==> flow/design.v <==
module gamma_mem (
    input logic [4:0] iter,
    output logic [15:0] gamma
);
    assign gamma =  (iter == 5'h0) ? 16'h8000 :
                    (iter == 5'h1) ? 16'h4b90 :
                    (iter == 5'h2) ? 16'h27ed :
                    (iter == 5'h3) ? 16'h1444 :
                    (iter == 5'h4) ? 16'h0a2c :
                    (iter == 5'h5) ? 16'h0517 :
                    (iter == 5'h6) ? 16'h028b :
                    (iter == 5'h7) ? 16'h0145 :
                    (iter == 5'h8) ? 16'h00a2 :
                    (iter == 5'h9) ? 16'h0051 :
                    (iter == 5'ha) ? 16'h0028 :
                    (iter == 5'hb) ? 16'h0014 :
                    (iter == 5'hc) ? 16'h000a :
                    (iter == 5'hd) ? 16'h0005 :
                    (iter == 5'he) ? 16'h0002 :
                    (iter == 5'hf) ? 16'h0001 : 
                                     16'h0000;
endmodule
module signed_lte (
    output logic out, 
    input logic [17:0] opA, 
    input logic [17:0] opB
    );
        assign out = opA[17] ? opB[17] ? opA <=  opB  
                                       : 1           
                             : opB[17] ? 0           
                                       : opA <= opB;  
endmodule
module cordic #(
    parameter D_WIDTH = 16,
    parameter Q_BITS  = 13
)(
    input  logic [15:0] theta,
    input  logic in_valid,
    output logic ready,
    output logic out_valid,
    output logic signed [15:0] sin,
    output logic signed [15:0] cos,
    input logic clk,
    input logic rstb
);
    localparam MAX_ITER = 16;
    reg [4:0] iter;
    reg [1:0] state;
    reg signed [17:0] theta_store;
    reg        [1 :0] domain;
    reg signed [17:0] theta_iter;
    reg signed [17:0] vec [1:0];
    wire [15:0] gamma_i;
    wire sigma;
    always @ (posedge clk or negedge rstb) begin
        if (!rstb) begin
            iter <= 0;
            state <= 0;
            vec[0] <= 18'hffff;
            vec[1] <= 18'h0;
            theta_store <= 18'h0;
            theta_iter  <= 18'h0;
            domain      <= 2'b00;
            ready <= 1;
            out_valid <= 0;
            sin <= 16'h0;
            cos <= 16'h0;
        end else begin
            case (state)
                0 : begin  
                        out_valid <= 0;
                        if (in_valid) begin
                            theta_store[15:0]   <=  (theta[15:14] == 2'b00) ? (theta << 2)             :
                                                    (theta[15:14] == 2'b01) ? (16'h7fff - theta) << 2  :
                                                    (theta[15:14] == 2'b10) ? (theta - 16'h7fff) << 2  :
                                                    (theta[15:14] == 2'b11) ? (16'hffff - theta) << 2  :
                                                    0;
                            domain              <= theta[15:14];
                            theta_store[17:16]  <= 0;
                            state               <= 1;
                            out_valid   <= 0;
                            ready       <= 0;
                            sin         <= 16'h0;
                            cos         <= 16'h0;
                        end
                    end
                1 : begin  
                    if (iter == MAX_ITER) begin
                        iter        <= 0;
                        theta_iter  <= 0;
                        cos     <=  (domain == 2'b00) || (domain == 2'b11)          ? 
                                    (vec[0] * 39797) >>> (17 + 15 - Q_BITS)         :
                                    ~((vec[0] * 39797) >>> (17 + 15 - Q_BITS)) + 1  ;
                        sin     <=  (domain == 2'b00) || (domain == 2'b01)          ? 
                                    (vec[1] * 39797) >>> (17 + 15 - Q_BITS)         :
                                    ~((vec[1] * 39797) >>> (17 + 15 - Q_BITS)) + 1  ;
                        vec[0]  <= 18'hffff;
                        vec[1]  <= 18'h0;
                        state       <= 0;
                        out_valid   <= 1;
                        ready       <= 1;
                    end else begin
                        iter        <=  iter + 1;
                        theta_iter  <=  (sigma)  ? 
                                            theta_iter + gamma_i    :
                                            theta_iter - gamma_i;
                        vec[0]      <=  (sigma)  ?
                                        vec[0] - ( (vec[1][17] ? ~(18'h3ffff >> iter) : 18'h0) | vec[1] >> iter)    :
                                        vec[0] + ( (vec[1][17] ? ~(18'h3ffff >> iter) : 18'h0) | vec[1] >> iter);
                        vec[1]      <=  (sigma)  ?
                                        vec[1] + ( (vec[0][17] ? ~(18'h3ffff >> iter) : 18'h0) | vec[0] >> iter)    :
                                        vec[1] - ( (vec[0][17] ? ~(18'h3ffff >> iter) : 18'h0) | vec[0] >> iter);
                    end
                end
                default : begin
                    iter <= 0;
                    state <= 0;
                    vec[0] <= 17'hffff;
                    vec[1] <= 17'h0;
                    theta_store <= 17'h0;
                    theta_iter  <= 17'h0;
                    ready <= 1;
                    out_valid <= 0;
                    sin <= 16'h0;
                    cos <= 16'h0;
                end
            endcase
        end
    end  
    gamma_mem gm0 (.iter(iter), .gamma(gamma_i));
    signed_lte slte0 (.out(sigma), .opA(theta_iter), .opB(theta_store));
endmodule
module mul #(
  parameter D_WIDTH = 19,
  parameter Q_BITS = 15
) (
  input logic clk,
  input logic signed [D_WIDTH-1:0] a, b,
  output logic signed [D_WIDTH-1:0] out
  );
logic signed [2*D_WIDTH-1:0] multiply;
assign multiply = a * b;
assign out = multiply >>> Q_BITS;
endmodule
module matmul_stage #(
  parameter D_WIDTH = 19,
  parameter Q_BITS = 15
) (
  input logic clk, rstb,
  input logic signed [D_WIDTH-1:0] a_in, b_in, c_in, d_in, e_in, f_in,
  input logic start,
  output logic signed [D_WIDTH-1:0] alpha, beta,
  output logic done
);
enum logic [2:0] {IDLE, MATH0, MATH1, MATH2, MATH3, MATH4, FINISH} state, next_state;
logic signed [D_WIDTH-1:0] a_pass, b_pass, out_pass;   
logic signed [D_WIDTH-1:0] a, a_c, b, b_c, c, c_c, d, d_c, e, e_c, f, f_c;   
logic signed [D_WIDTH-1:0] mult1, mult1_c, mult2, mult2_c;
logic signed [D_WIDTH-1:0] out1, out1_c, out2, out2_c;
mul #(
  .D_WIDTH(D_WIDTH),
  .Q_BITS(Q_BITS)
) mul_inst (
  .clk(clk),
  .a(a_pass),
  .b(b_pass),
  .out(out_pass)
);
always_ff @(posedge clk or negedge rstb) begin
  if (!rstb) begin
    a <= 0;
    b <= 0;
    c <= 0;
    d <= 0; 
    e <= 0;
    f <= 0;
    state <= IDLE;
    mult1 <= 0;
    mult2 <= 0;
    out1  <= 0;
    out2  <= 0;
  end else begin
    a <= a_c;
    b <= b_c;
    c <= c_c;
    d <= d_c;
    e <= e_c;
    f <= f_c;
    state <= next_state;
    mult1 <= mult1_c;
    mult2 <= mult2_c;
    out1  <= out1_c;
    out2  <= out2_c;
  end
end
always_comb begin
  a_c = a;
  b_c = b;
  c_c = c;
  d_c = d;
  e_c = e;
  f_c = f;
  next_state = state;
  mult1_c    = mult1;
  mult2_c    = mult2;
  out1_c     = out1;
  out2_c     = out2;
  a_pass = 0;
  b_pass = 0;
  alpha = 0;
  beta  = 0;
  done  = 0;
  case(state)
    IDLE: begin
      if(start) begin
        a_c = a_in;
        b_c = b_in;
        c_c = c_in;
        d_c = d_in;
        e_c = e_in;
        f_c = f_in;
        next_state = MATH0;
      end
    end
    MATH0: begin
      a_pass     = a;
      b_pass     = e;
      mult1_c    = out_pass;
      next_state = MATH1;
    end
    MATH1: begin
      a_pass     = b;
      b_pass     = f;
      mult2_c    = out_pass;
      next_state = MATH2;
    end
    MATH2: begin
      a_pass     = c;
      b_pass     = e;
      mult1_c    = out_pass;
      out1_c     = mult1 + mult2;
      next_state = MATH3;
    end
    MATH3: begin
      a_pass     = d;
      b_pass     = f;
      mult2_c    = out_pass;
      next_state = MATH4;
    end
    MATH4: begin
      out2_c     = mult1 + mult2;
      next_state = FINISH;
    end
    FINISH: begin
      alpha      = out1;
      beta       = out2;
      done       = 1;
      next_state = IDLE;
    end
  endcase;
end
endmodule
module matmul #(
  parameter D_WIDTH = 19,
  parameter Q_BITS = 15
) (
  input logic clk, rstb,
  input logic signed [D_WIDTH-1:0] a_in, b_in, sin_in, cos_in,
  input logic start,
  input logic [1:0] op_in,
  output logic signed [D_WIDTH-1:0] a_out, b_out,
  output logic done
);
localparam logic signed [D_WIDTH-1:0] one_div_sqrt_3 = 0.5773502692 * (2**Q_BITS);
localparam logic signed [D_WIDTH-1:0] two_div_sqrt_3 = 1.1547005384 * (2**Q_BITS);
localparam logic signed [D_WIDTH-1:0] neg_one_div_2 = -0.5 * (2**Q_BITS);
localparam logic signed [D_WIDTH-1:0] sqrt_3_div_2 = 0.8660254038 * (2**Q_BITS);
localparam logic signed [D_WIDTH-1:0] one_quantized = 1 * (2**Q_BITS);
logic signed [D_WIDTH-1:0] a_pass, b_pass, c_pass, d_pass, e_pass, f_pass;
logic signed [D_WIDTH-1:0] alpha_pass, beta_pass;
logic start_pass, done_pass;
logic signed [D_WIDTH-1:0] a, a_c, b, b_c, sin, sin_c, cos, cos_c;
logic [1:0] op, op_c;
enum logic [1:0] {IDLE, SET, WAIT} state, next_state;
matmul_stage #(
  .D_WIDTH(D_WIDTH),
  .Q_BITS(Q_BITS)
) matmul_stage_inst(
  .clk(clk),
  .rstb(rstb),
  .a_in(a_pass),
  .b_in(b_pass),
  .c_in(c_pass),
  .d_in(d_pass),
  .e_in(e_pass),
  .f_in(f_pass),
  .start(start_pass),
  .alpha(alpha_pass),
  .beta(beta_pass),
  .done(done_pass)
);
always_ff @(posedge clk or negedge rstb) begin
  if (!rstb) begin
    a     <= 0;
    b     <= 0;
    sin   <= 0;
    cos   <= 0;
    op    <= 0;
    state <= IDLE;
  end else begin
    a     <= a_c;
    b     <= b_c;
    sin   <= sin_c;
    cos   <= cos_c;
    op    <= op_c;
    state <= next_state;
  end
end
always_comb begin
  a_c   = a;
  b_c   = b;
  sin_c = sin;
  cos_c = cos;
  op_c  = op;
  next_state = state;
  start_pass = 0;
  a_pass = 0;
  b_pass = 0;
  c_pass = 0;
  d_pass = 0;
  e_pass = 0;
  f_pass = 0;
  done = 0;
  a_out = 0;
  b_out = 0;
  case(state)
    IDLE: begin
      if (start) begin
        a_c = a_in;
        b_c = b_in;
        sin_c = sin_in;
        cos_c = cos_in;
        op_c = op_in;
        next_state = SET;
      end
    end
    SET: begin
      start_pass = 1;
      next_state = WAIT;
      if(op[1]) begin  
        a_pass = cos;
        d_pass = cos;
        e_pass = a;
        f_pass = b;
        if(op[0]) begin  
          b_pass = -sin;
          c_pass = sin; 
        end else begin   
          b_pass = sin;
          c_pass = -sin;
        end
      end else begin   
        a_pass = one_quantized;
        b_pass = 0;
        e_pass = a;
        f_pass = b;
        if(op[0]) begin  
          c_pass = neg_one_div_2;
          d_pass = sqrt_3_div_2;
        end else begin  
          c_pass = one_div_sqrt_3;
          d_pass = two_div_sqrt_3;
        end
      end
    end
    WAIT: begin
      if (done_pass) begin
        a_out = alpha_pass;
        b_out = beta_pass;
        done  = 1;
        next_state = IDLE;
      end
    end
  endcase
end
endmodule
module mult #(
    parameter D_WIDTH = 16,
    parameter Q_BITS  = 13
) (
    input signed [D_WIDTH-1:0] a,
    input signed [D_WIDTH-1:0] b,
    output signed [D_WIDTH-1:0] out
);
    wire signed [2*D_WIDTH-1:0] out_full;
    assign out_full = a * b;
    assign out = out_full[D_WIDTH+Q_BITS-1 : Q_BITS];
endmodule
module pid #(
    parameter D_WIDTH = 16,
    parameter Q_BITS = 13
) (
    input logic                         clk,
    input logic                         rstb,
    input logic                         clear,
    input logic                         iterate_enable,
    input logic signed  [D_WIDTH-1:0]   kp,
    input logic signed  [D_WIDTH-1:0]   ki,
    input logic signed  [D_WIDTH-1:0]   target,
    input logic signed  [D_WIDTH-1:0]   measurement,
    output logic signed [D_WIDTH-1:0]   out,   
    output logic                        out_valid
);
    reg signed  [D_WIDTH-1:0]   mult_a, mult_b;
    wire signed [D_WIDTH-1:0]   mult_out;
    reg         [3:0]           state;
    reg signed  [D_WIDTH-1:0]   curr_error, prev_error;
    reg signed  [D_WIDTH-1:0]   curr_int,   prev_int;    
    always @ (posedge clk or negedge rstb) begin
        if (!rstb) begin
            state       <= 0;
            out         <= 0;
            out_valid   <= 0;
            curr_error  <= 0;
            curr_int    <= 0;
            prev_error  <= 0;
            prev_int    <= 0;
            mult_a      <= 0;
            mult_b      <= 0;
        end else if (clear) begin
            state       <= 0;
            out         <= 0;
            out_valid   <= 0;
            curr_error  <= 0;
            curr_int    <= 0;
            prev_error  <= 0;
            prev_int    <= 0;
            mult_a      <= 0;
            mult_b      <= 0;
        end else begin
            case (state)
                0 : begin  
                    out_valid <= 0;
                    if (iterate_enable) 
                        state <= 1;
                end
                1 : begin  
                    curr_error  <= target - measurement;  
                    mult_a      <= kp;
                    mult_b      <= target - measurement;
                    state <= 2;
                end
                2 : begin  
                    out         <= mult_out;  
                    curr_int    <= curr_error + prev_error;  
                    prev_error  <= curr_error;  
                    mult_a      <= ki;
                    mult_b      <= curr_error + prev_error;
                    state       <= 3;
                end
                3 : begin  
                    curr_int <= mult_out;  
                    state   <= 4;
                end
                4 : begin  
                    curr_int <= curr_int + prev_int;  
                    state   <= 5;
                end
                5 : begin  
                    prev_int    <= curr_int;  
                    out         <= out + curr_int;  
                    out_valid   <= 1;
                    state       <= 0;
                end
                default : begin  
                    state       <= 0;
                    out         <= 0;
                    out_valid   <= 0;
                    curr_error  <= 0;
                    curr_int    <= 0;
                    prev_error  <= 0;
                    prev_int    <= 0;
                    mult_a      <= 0;
                    mult_b      <= 0;
                end                
            endcase
        end
    end
    mult #(
        .D_WIDTH    (D_WIDTH),
        .Q_BITS     (Q_BITS)
    ) mult0 (
        .a      (mult_a),
        .b      (mult_b),
        .out    (mult_out)
    );
endmodule
module v_to_t #(
    parameter D_WIDTH = 16,
    parameter Q_BITS = 13
)(
    input logic [D_WIDTH - 1 : 0] v,
    input logic [D_WIDTH - 1 : 0] top,
    output logic [D_WIDTH - 1 : 0] t
);
    wire [    D_WIDTH - 1 : 0] diff;
    wire [2 * D_WIDTH - 1 : 0] t_long;
    assign diff = ({1'b0, {(D_WIDTH - 1){1'b1}}} - v);
    assign t_long = top * diff;
    assign t = t_long[2 * D_WIDTH - 1 : D_WIDTH];
endmodule
module svm #(
    parameter D_WIDTH = 16,
    parameter Q_BITS = 13
)(
    output logic pwmA, 
    output logic pwmB, 
    output logic pwmC, 
    output logic halt,
    input  logic [D_WIDTH - 1 : 0] vA, 
    input  logic [D_WIDTH - 1 : 0] vB, 
    input  logic [D_WIDTH - 1 : 0] vC, 
    input  logic [D_WIDTH - 1 : 0] periodTop,
    input  logic in_valid,
    output logic out_valid,
    input  logic clk, 
    input  logic rstb
);
    reg [2:0] state;
    reg [D_WIDTH - 1 : 0] counter;
    reg [D_WIDTH - 1 : 0] delta;
    reg rising, calc_ready;
    reg [D_WIDTH - 1 : 0] vA_store, vB_store, vC_store;
    reg [D_WIDTH - 1 : 0] tA, tB, tC;
    wire [D_WIDTH - 1 : 0] v_pass, t_pass;
    wire pwmA_c, pwmB_c, pwmC_c;
    assign v_pass = (state == 1) ? vA :
                    (state == 2) ? vB :
                    (state == 3) ? vC :
                    0;
    assign pwmA_c = calc_ready & (counter >= tA);
    assign pwmB_c = calc_ready & (counter >= tB);
    assign pwmC_c = calc_ready & (counter >= tC);
    assign halt = counter == 0;
    always @ (posedge clk or negedge rstb) begin
        if (!rstb) begin
            counter   <= 0;
            delta     <= 1;
            rising    <= 1;
            out_valid <= 0;
            state     <= 0;
            tA      <= 0;
            tB      <= 0;
            tC      <= 0;
            vA_store <= 0;
            vB_store <= 0;
            vC_store <= 0;
            pwmA    <= 0;
            pwmB    <= 0;
            pwmC    <= 0;
            calc_ready <= 0;
        end else begin
            case (state)
                0 : begin
                    out_valid <= 0;
                    if (in_valid) begin
                        state <= 1;
                        delta <= 1;
                        vA_store <= vA;
                        vB_store <= vB;
                        vC_store <= vC;
                    end
                end
                1 : begin
                    tA <= t_pass;
                    state <= 2;
                end
                2 : begin
                    tB <= t_pass;
                    state <= 3;
                end
                3 : begin
                    tC <= t_pass;
                    state <= 4;
                    calc_ready <= 1;
                end
                4 : begin
                    if (!rising & counter == 1) begin
                        counter     <= 0;
                        state       <= 0;
                        out_valid   <= 1;
                        calc_ready  <= 0;
                        pwmA    <= 0;
                        pwmB    <= 0;
                        pwmC    <= 0;
                    end
                    pwmA    <= pwmA_c;
                    pwmB    <= pwmB_c;
                    pwmC    <= pwmC_c;
                    counter <= counter + delta;
                    delta <=    rising ?    (counter == periodTop - 1)  ? ~delta + 1 : delta     
                                :
                                            (counter == 1)              ? ~delta + 1 : delta;    
                    rising <=   rising ?    (counter == periodTop - 1)  ? ~rising : rising     
                                :
                                            (counter == 1)              ? ~rising : rising;    
                end
                default : begin
                    counter   <= 0;
                    delta     <= 1;
                    rising    <= 1;
                    out_valid <= 0;
                    state     <= 0;
                    tA      <= 0;
                    tB      <= 0;
                    tC      <= 0;
                    vA_store <= 0;
                    vB_store <= 0;
                    vC_store <= 0;
                    pwmA    <= 0;
                    pwmB    <= 0;
                    pwmC    <= 0;
                    calc_ready <= 0;
                end
            endcase
        end
    end
    v_to_t #(
        .D_WIDTH (D_WIDTH)
    ) v2t0 (
        .v   (v_pass),
        .top (periodTop),
        .t   (t_pass)
    );
endmodule
module top #(
    parameter D_WIDTH = 16,
    parameter Q_BITS  = 13
)(
  input logic [D_WIDTH - 1 : 0] angle_in,
  input logic signed [D_WIDTH - 1 : 0] currA_in,
  input logic signed [D_WIDTH - 1 : 0] currB_in,
  input logic signed [D_WIDTH - 1 : 0] currC_in,
  input logic signed [D_WIDTH - 1 : 0] currT_in,
  input logic        [D_WIDTH - 1 : 0] periodTop,
  output logic pwmA_out,
  output logic pwmB_out,
  output logic pwmC_out,
  input logic signed [D_WIDTH - 1 : 0]  kpd, kpq,
  input logic signed [D_WIDTH - 1 : 0]  kid, kiq,
  input logic clear_pid,
  input  logic clk,
  input  logic rstb,
  input  logic valid,
  output logic ready
);
  reg [         15 : 0] angle_r;
  reg [D_WIDTH - 1 : 0] currA_r;
  reg [D_WIDTH - 1 : 0] currB_r;
  reg [D_WIDTH - 1 : 0] currC_r;
  reg [D_WIDTH - 1 : 0] currT_r;
  reg [         15 : 0] periodTop_r;
  reg [4:0]             state;
  reg  [D_WIDTH - 1 : 0] a_in_matmul;
  reg  [D_WIDTH - 1 : 0] b_in_matmul;
  reg  [1:0]             op_in_matmul;
  wire [D_WIDTH - 1 : 0] a_out_matmul;
  wire [D_WIDTH - 1 : 0] b_out_matmul;
  reg [D_WIDTH - 1 : 0] c_out_calc;
  reg [D_WIDTH - 1 : 0] park_d_r, park_q_r;
  reg [D_WIDTH - 1 : 0] va_r, vb_r;
  wire    cordic_out_valid;
  wire    matmul_out_valid;
  wire    pid_d_out_valid;
  wire    pid_q_out_valid;
  wire    svm_out_valid;
  reg     cordic_done;
  reg     clarke_done;
  reg     pid_d_done;
  reg     pid_q_done;
  wire    [         15 : 0] sin, cos;
  wire    [D_WIDTH - 1 : 0] pid_d_out, pid_q_out;
  reg     start_cordic;
  reg     start_matmul;
  reg     start_PID;
  reg     start_svm;
  always @(posedge clk or negedge rstb) begin
    if (!rstb) begin
      angle_r       <= 0;
      currA_r       <= 0;
      currB_r       <= 0;
      currC_r       <= 0;
      currT_r       <= 0;
      periodTop_r   <= 0;
      state         <= 0;
      ready         <= 1;
      start_cordic  <= 0;
      start_matmul  <= 0;
      start_PID     <= 0;
      start_svm     <= 0;
      clarke_done   <= 0;
      cordic_done   <= 0;
      pid_d_done    <= 0;
      pid_q_done    <= 0;
      a_in_matmul   <= 0;
      b_in_matmul   <= 0;
      op_in_matmul  <= 0;
      c_out_calc    <= 0;
      park_d_r      <= 0;
      park_q_r      <= 0;
      va_r          <= 0;
      vb_r          <= 0;
    end else begin
      case (state)
        0 : begin  
          if (valid) begin
            angle_r     <= angle_in;
            currA_r     <= currA_in;
            currB_r     <= currB_in;
            currC_r     <= currC_in;
            currT_r     <= currT_in;
            periodTop_r <= periodTop[15:0];
            state <= 1;
            ready <= 0;
            op_in_matmul  <= 0;
            a_in_matmul   <= currA_in;
            b_in_matmul   <= currB_in;
            start_cordic  <= 1;
            start_matmul  <= 1;
          end
        end
        1 : begin  
          start_cordic  <= 0;
          start_matmul  <= 0;
          if  ((clarke_done      && cordic_out_valid) || 
               (cordic_done      && matmul_out_valid) || 
               (matmul_out_valid && cordic_out_valid)) begin
            clarke_done <= 0;
            cordic_done <= 0;
            op_in_matmul  <= 2;
            a_in_matmul   <= a_out_matmul;
            b_in_matmul   <= b_out_matmul;
            start_matmul <= 1;
            state <= 2;
          end else begin
            clarke_done <= matmul_out_valid ? 1 : clarke_done;
            cordic_done <= cordic_out_valid ? 1 : cordic_done;
          end
        end
        2 : begin  
          start_matmul <= 0;
          if (matmul_out_valid) begin
            park_d_r  <= a_out_matmul;
            park_q_r  <= b_out_matmul;
            start_PID <= 1;
            state <= 3;
          end
        end
        3 : begin  
          start_PID <= 0;
          if (pid_d_out_valid) begin
            op_in_matmul  <= 3;
            a_in_matmul   <= pid_d_out;
            b_in_matmul   <= pid_q_out;
            start_matmul <= 1;
            state <= 4;
          end
        end
        4 : begin  
          start_matmul  <= 0;
          if (matmul_out_valid) begin
            op_in_matmul  <= 1;
            a_in_matmul   <= a_out_matmul;
            b_in_matmul   <= b_out_matmul;
            start_matmul <= 1;
            state <= 5;
          end
        end
        5 : begin  
          start_matmul  <= 0;
          if (matmul_out_valid) begin
            c_out_calc <= - a_out_matmul - b_out_matmul;
            va_r       <= a_out_matmul;
            vb_r       <= b_out_matmul;
            start_svm <= 1;
            state <= 6;
          end
        end
        6 : begin  
          start_svm <= 0;
          if (svm_out_valid) begin
            state <= 0;
            ready <= 1;
          end
        end
        default : begin  
          angle_r       <= 0;
          currA_r       <= 0;
          currB_r       <= 0;
          currC_r       <= 0;
          currT_r       <= 0;
          periodTop_r   <= 0;
          state         <= 0;
          ready         <= 1;
          start_cordic  <= 0;
          start_matmul  <= 0;
          start_PID     <= 0;
          start_svm     <= 0;
          clarke_done   <= 0;
          cordic_done   <= 0;
          a_in_matmul   <= 0;
          b_in_matmul   <= 0;
          op_in_matmul  <= 0;
          c_out_calc    <= 0;
        end
      endcase
    end
  end
    matmul #(
    .D_WIDTH  (D_WIDTH),
    .Q_BITS   (Q_BITS)
  ) matmul0 (
    .clk     (clk),
    .rstb    (rstb),
    .a_in    (a_in_matmul),
    .b_in    (b_in_matmul),
    .sin_in  (sin),
    .cos_in  (cos),
    .start   (start_matmul),
    .op_in   (op_in_matmul),
    .a_out   (a_out_matmul),
    .b_out   (b_out_matmul),
    .done    (matmul_out_valid)
  );
  svm #(
    .D_WIDTH    (D_WIDTH),
    .Q_BITS     (Q_BITS)
  ) svm0 (
    .pwmA       (pwmA_out), 
    .pwmB       (pwmB_out), 
    .pwmC       (pwmC_out), 
    .halt       (),
    .vA         (va_r), 
    .vB         (vb_r), 
    .vC         (c_out_calc), 
    .periodTop  (periodTop_r),
    .in_valid   (start_svm),
    .out_valid  (svm_out_valid),
    .clk        (clk), 
    .rstb       (rstb)
  );
  cordic #(
    .D_WIDTH  (D_WIDTH),
    .Q_BITS   (Q_BITS)
  ) cordic0 (
    .theta      (angle_r),
    .in_valid   (start_cordic),
    .ready      (),
    .out_valid  (cordic_out_valid),
    .sin        (sin),
    .cos        (cos),
    .clk        (clk),
    .rstb       (rstb)
  );
  pid #(
    .D_WIDTH    (D_WIDTH),
    .Q_BITS     (Q_BITS)
  ) pid_d (
    .clk            (clk),
    .rstb           (rstb),
    .clear          (clear_pid),
    .iterate_enable (start_PID),
    .kp             (kpd),
    .ki             (kid),
    .target         (16'b0),
    .measurement    (park_d_r),
    .out            (pid_d_out),
    .out_valid      (pid_d_out_valid)        
  );
  pid #(
    .D_WIDTH    (D_WIDTH),
    .Q_BITS     (Q_BITS)
  ) pid_q (
    .clk            (clk),
    .rstb           (rstb),
    .clear          (clear_pid),
    .iterate_enable (start_PID),
    .kp             (kpq),
    .ki             (kiq),
    .target         (currT_r),
    .measurement    (park_q_r),
    .out            (pid_q_out),
    .out_valid      (pid_q_out_valid)        
  );
endmodule
======== From RTL to reports: top ========
The steps from the RTL of top to its reports follow in flow order.
Lines are those of the file above, counted from 1.
Library cell names are shortened.
Not given: n/a
design
  top ..................................... top
  clock input ............................. clk
  library ................................. sky130hd
  timing corner ........................... tt_025C_1v80

======== Word level ========
Source: Yosys, flattened and elaborated. Widths are those after wreduce. Registers that Yosys merges into a memory's read port (data or address) are not register bits. Print and check cells do not count.
operators by class
  add/sub/neg operators ................... 28
  multiply operators ...................... 6
  magnitude comparators ................... 4
  equality and inequality tests ........... 85
  shift operators ......................... 3
  muxes and demuxes ....................... 193
  bitwise operators ....................... 23
  reductions and logical operators ........ 73
operator list
  operator                                                                  count
  16-bit by 16-bit multiplier with 29-bit output                            3
  18-bit by 17-bit multiplier with 32-bit output (second input constant)    2
  16-bit 2-to-1 mux                                                         63
  16-bit parallel mux with 2-bit select                                     18
  16-bit by 16-bit multiplier with 32-bit output                            1
  16-bit parallel mux with 3-bit select                                     7
  16-bit parallel mux with 4-bit select                                     3
  16-bit parallel mux with 5-bit select                                     2
  18-bit 2-to-1 mux                                                         8
  16-bit adder                                                              8
  18-bit parallel mux with 2-bit select                                     3
  5-bit OR reduction                                                        10
  16-bit greater-or-equal comparator                                        3
  5-bit 2-to-1 mux                                                          9
  2-bit by 1-bit inequality test with 1-bit output (second input constant)  21
  5-bit by 4-bit == test with 1-bit output (second input constant)          8
  4-bit parallel mux with 5-bit select                                      2
  18-bit adder                                                              2
  18-bit subtractor                                                         2
  18-bit OR                                                                 2
  18-bit by 5-bit >> shifter with 18-bit output                             2
  2-bit AND reduction                                                       18
  4-bit OR reduction                                                        9
  5-bit by 3-bit == test with 1-bit output (second input constant)          7
  5-bit parallel mux with 7-bit select                                      1
  13-bit NOT with 16-bit output                                             2
  16-bit subtractor                                                         2
  16-bit by 2-bit adder with 16-bit output (second input constant)          2
Not listed: further kinds 72, cells in them 195.
storage and ports
  register bits ........................... 841
  bits of input ports ..................... 164
  output and inout bits ................... 4

======== Depth ========
Yosys ltp: most cells in a row. Word level: on the elaborated netlist, between registers, memories and ports. Mapped: between sequential cells and ports; inverters and the memories' decode and read muxes count.
depth
  depth in word-level cells ............... 21
  ABC_AREA ................................ 0
  mapped depth ............................ 32

======== Netlist ========
The flow's flattened synthesis, as Yosys stat reports it; memories are mapped. The netlist is that of the ABC_AREA named above (0 if unset); the other value can give another one.
cell types
  cell      count  total area (sq um)
  fa_1      1,188  2.38E+04
  dfrtp_1   820    2.05E+04
  ha_1      893    1.12E+04
  inv_1     1,722  6.46E+03
  nand2_1   1,564  5,870.63
  o21ai_0   528    2.64E+03
  xnor2_1   295    2.58E+03
  and2_1    327    2.05E+03
  mux2_2    156    1.76E+03
  nor2_1    429    1.61E+03
  clkbuf_1  388    1.46E+03
  a21oi_1   283    1.42E+03
  xor2_1    135    1.18E+03
  a21o_1    118    885.85
  a22o_1    98     858.323
  a22oi_1   94     705.677
  dfstp_2   26     683.155
  nand3_1   127    635.61
Not listed: further types 72, cells in them 1098.
mapped netlist
  cell count .............................. 10,289
  mapped area ............................. 94,578.2 sq um
  area of sequential cells ................ 21,202.8 sq um
  flip-flops .............................. 846
  buffers ................................. 440
The figures by module come from a second, unflattened synthesis with its own total; it is not the netlist above.
unflattened totals
  cells (unflattened synthesis) ........... 11,047
  area total of the unflattened synthesis .. 101,107.0 sq um
Rows give one instance, submodules left out.
by module
  module                times used  cells  area (sq um)  sequential area (sq um)
  cordic                1           2,546  23,044.6      2,800.2
  mult                  2           984    8,937.3       0.0
  pid                   2           907    7,785.0       2,979.1
  mul                   1           981    8,841.0       0.0
  v_to_t #(D_WIDTH=16)  1           973    8,729.6       0.0
  top                   1           813    7,843.8       4,406.7
  matmul_stage          1           667    7,739.9       4,180.3
  svm                   1           746    6,546.3       2,280.9
  matmul                1           425    4,116.4       1,727.9
  signed_lte            1           68     479.2         0.0
  gamma_mem             1           46     321.6         0.0

======== Path before layout ========
Path of least setup slack by OpenSTA after synthesis, without wires, with an ideal clock, recovery checks aside; 20% of the period is set as input and as output delay. Where synthesis merged equal registers, the netlist keeps one of their names.
path after synthesis
  kind .................................... register to register
  from .................................... reg svm0.state
  to ...................................... reg svm0.tC[14]
  period .................................. 10.0 ns
  time at the first pin ................... 0.000 ns
  data arrival time ....................... 7.260 ns
  setup slack ............................. 2.606 ns
  delay of the path ....................... 7.394 ns
  stages on the path ...................... 31
  period reached after synthesis .......... 7.394 ns
"delay of the path" is the arrival time less input delay plus setup time.
"stages on the path" counts driving pins, that of a launching flip-flop among them; a cell with two outputs on the path counts twice.
"period reached after synthesis" is the clock period less the worst setup slack; recovery checks do not enter. This is arithmetic on one report: input and output delays are still those of the set period (20% each).
An end named without its bit number is one bit of that signal or, where synthesis recoded a state register, one of its new flip-flops.
Between the ends stands the longest chain of elaborated cells between them, by number of cells; it is not shown to be the way that was timed. Of several equally long chains one is given.
Each line given opens the expression or statement behind the cell; cells for indexed reads and writes are added by Yosys, which also makes memories of some case tables.
At most two assigning lines are given for a register; there are more.
on the way, after synthesis
  cells stage by stage .................... dfrtp_1 clkbuf_1 nor2b_1 clkbuf_1 clkbuf_1 a221o_1 o21ai_1 clkbuf_1 nand2_1 fa_1 inv_1 fa_1 inv_1 fa_1 inv_1 fa_1 inv_1 fa_1 fa_1 inv_1 ha_1 a21oi_1 o22ai_1 a311oi_1 a21oi_1 o311ai_1 a21oi_1 or3_1 a21oi_1 xor2_1 o22ai_1
  cells in the longest elaborated chain ... 7
  elaborated cells between the ends (all ways) .. 12
  those cells by class .................... add/sub (1); mul (1); eq/ne (4); mux (4); reduce/logical (2)
ends and longest elaborated chain, after synthesis
  element                                         RTL line  text
  start: declaration                              529       reg [2:0] state;
  start: assignment                               551       state     <= 0;
  start: assignment                               567       state <= 1;
  3-bit by 2-bit == test with 1-bit output        539       (state == 3) ? vC :
  16-bit 2-to-1 mux                               539
  16-bit 2-to-1 mux                               538       (state == 2) ? vB :
  16-bit 2-to-1 mux                               537       assign v_pass = (state == 1) ? vA :
  15-bit by 16-bit subtractor with 16-bit output  508       assign diff = ({1'b0, {(D_WIDTH - 1){1'b1}}} - v);
  16-bit by 16-bit multiplier with 32-bit output  509       assign t_long = top * diff;
  16-bit parallel mux with 2-bit select           563       case (state)
  end: assignment                                 554       tC      <= 0;
  end: assignment                                 583       tC <= t_pass;
  end: declaration                                534       reg [D_WIDTH - 1 : 0] tA, tB, tC;

======== Timing after layout ========
From the final timing report of run 1: the path of least setup slack in the routed layout; clock arrival at registers is part of the times.
path after layout
  kind .................................... register to register
  from .................................... reg matmul0.matmul_stage_inst.state
  to ...................................... reg matmul0.matmul_stage_inst.mult1[15]
  period .................................. 10.4 ns
  time at the first pin ................... 0.73 ns
  data arrival time ....................... 10.81 ns
  setup slack ............................. 0.19 ns
  stages on the path ...................... 26
An end named without its bit number is one bit of that signal or, where synthesis recoded a state register, one of its new flip-flops.
on the way, after layout
  cells stage by stage .................... dfrtp_1 clkbuf_1 or2_2 buf_2 a22oi_1 clkbuf_1 nor2_1 fa_1 fa_1 fa_1 fa_1 inv_1 fa_1 inv_1 fa_1 ha_1 nand4_1 o31ai_2 a21oi_1 a21oi_1 o2bb2ai_1 a41o_1 o41ai_2 o21bai_1 xor2_1 a21oi_1
ends and longest elaborated chain, after layout
  element             RTL line  text
  start: declaration  155       enum logic [2:0] {IDLE, MATH0, MATH1, MATH2, MATH3, MATH4, FINISH} state, next_state;
  start: assignment   177       state <= IDLE;
  start: assignment   189       state <= next_state;
  end: assignment     178       mult1 <= 0;
  end: assignment     190       mult1 <= mult1_c;
  end: declaration    158       logic signed [D_WIDTH-1:0] mult1, mult1_c, mult2, mult2_c;
Chain of elaborated cells between the ends: none given.

Hand-over note for top

Top module top; platform sky130hd; tools Yosys and OpenROAD; 2 stored runs in no particular order. Input and output delays are each 20% of the period that was set; the output load is 0.01 pF.
"achieved period": clock period set for the run, less the worst setup slack. It is reckoned from that one timing run; input and output delays stay at 20% of the period that was set.
"allowed time less slack (worst setup path)" = time allowed to the worst setup path (clock period - input delay - output delay, where it has them) - its slack; a late launch clock adds to it, a late capture clock takes from it.
By "total power of the final layout" is meant OpenSTA's value without simulated activity: inputs other than the clock are taken to toggle once in ten clock periods, and the tool carries that through the logic.

---- run 1 ----
settings
  CELL_PAD_IN_SITES_DETAIL_PLACEMENT = 1
  CORE_ASPECT_RATIO = 1.83
  CORE_UTILIZATION = 40
  CTS_CLUSTER_DIAMETER = 315
  GPL_ROUTABILITY_DRIVEN = 1
  GPL_TIMING_DRIVEN = 0
  MAX_ROUTING_LAYER = met4
  PLACE_DENSITY = 0.6
  SLEW_MARGIN = 0
  TNS_END_PERCENT = 85
  period_ns = 10.4
  CAP_MARGIN = 20
  CORE_MARGIN = 2
results
  setup slack of the worst path ........... 0.191 ns
  achieved period ......................... 10.209 ns
  allowed time less slack (worst setup path) .. 10.21 ns
  type of the worst setup path ............ register to register
  area of the standard cells in the finished layout .. 103,558.0 sq um
  total power of the final layout ......... 7,442 µW
  worst hold slack in the final report .... 0.357 ns
  full die area ........................... 240,529.0 sq um
  post-layout utilization ................. 0.44
  area of the synthesized netlist ......... 94,578.2 sq um
  sum of negative setup slack ............. 0.000 ns

---- run 2 ----
settings
  CELL_PAD_IN_SITES_DETAIL_PLACEMENT = 1
  CORE_ASPECT_RATIO = 1.83
  CORE_UTILIZATION = 40
  CTS_CLUSTER_DIAMETER = 315
  GPL_ROUTABILITY_DRIVEN = 0
  GPL_TIMING_DRIVEN = 0
  MAX_ROUTING_LAYER = met4
  PLACE_DENSITY = 0.6
  period_ns = 10.4
  CAP_MARGIN = 20
  CORE_MARGIN = 2
  SLEW_MARGIN = 20
results
  setup slack of the worst path ........... 0.284 ns
  achieved period ......................... 10.116 ns
  allowed time less slack (worst setup path) .. 10.12 ns
  type of the worst setup path ............ register to register
  area of the standard cells in the finished layout .. 103,417.0 sq um
  total power of the final layout ......... 7,297 µW
  worst hold slack in the final report .... 0.378 ns
  full die area ........................... 240,529.0 sq um
  post-layout utilization ................. 0.44
  area of the synthesized netlist ......... 94,578.2 sq um
  sum of negative setup slack ............. 0.000 ns

End of note.
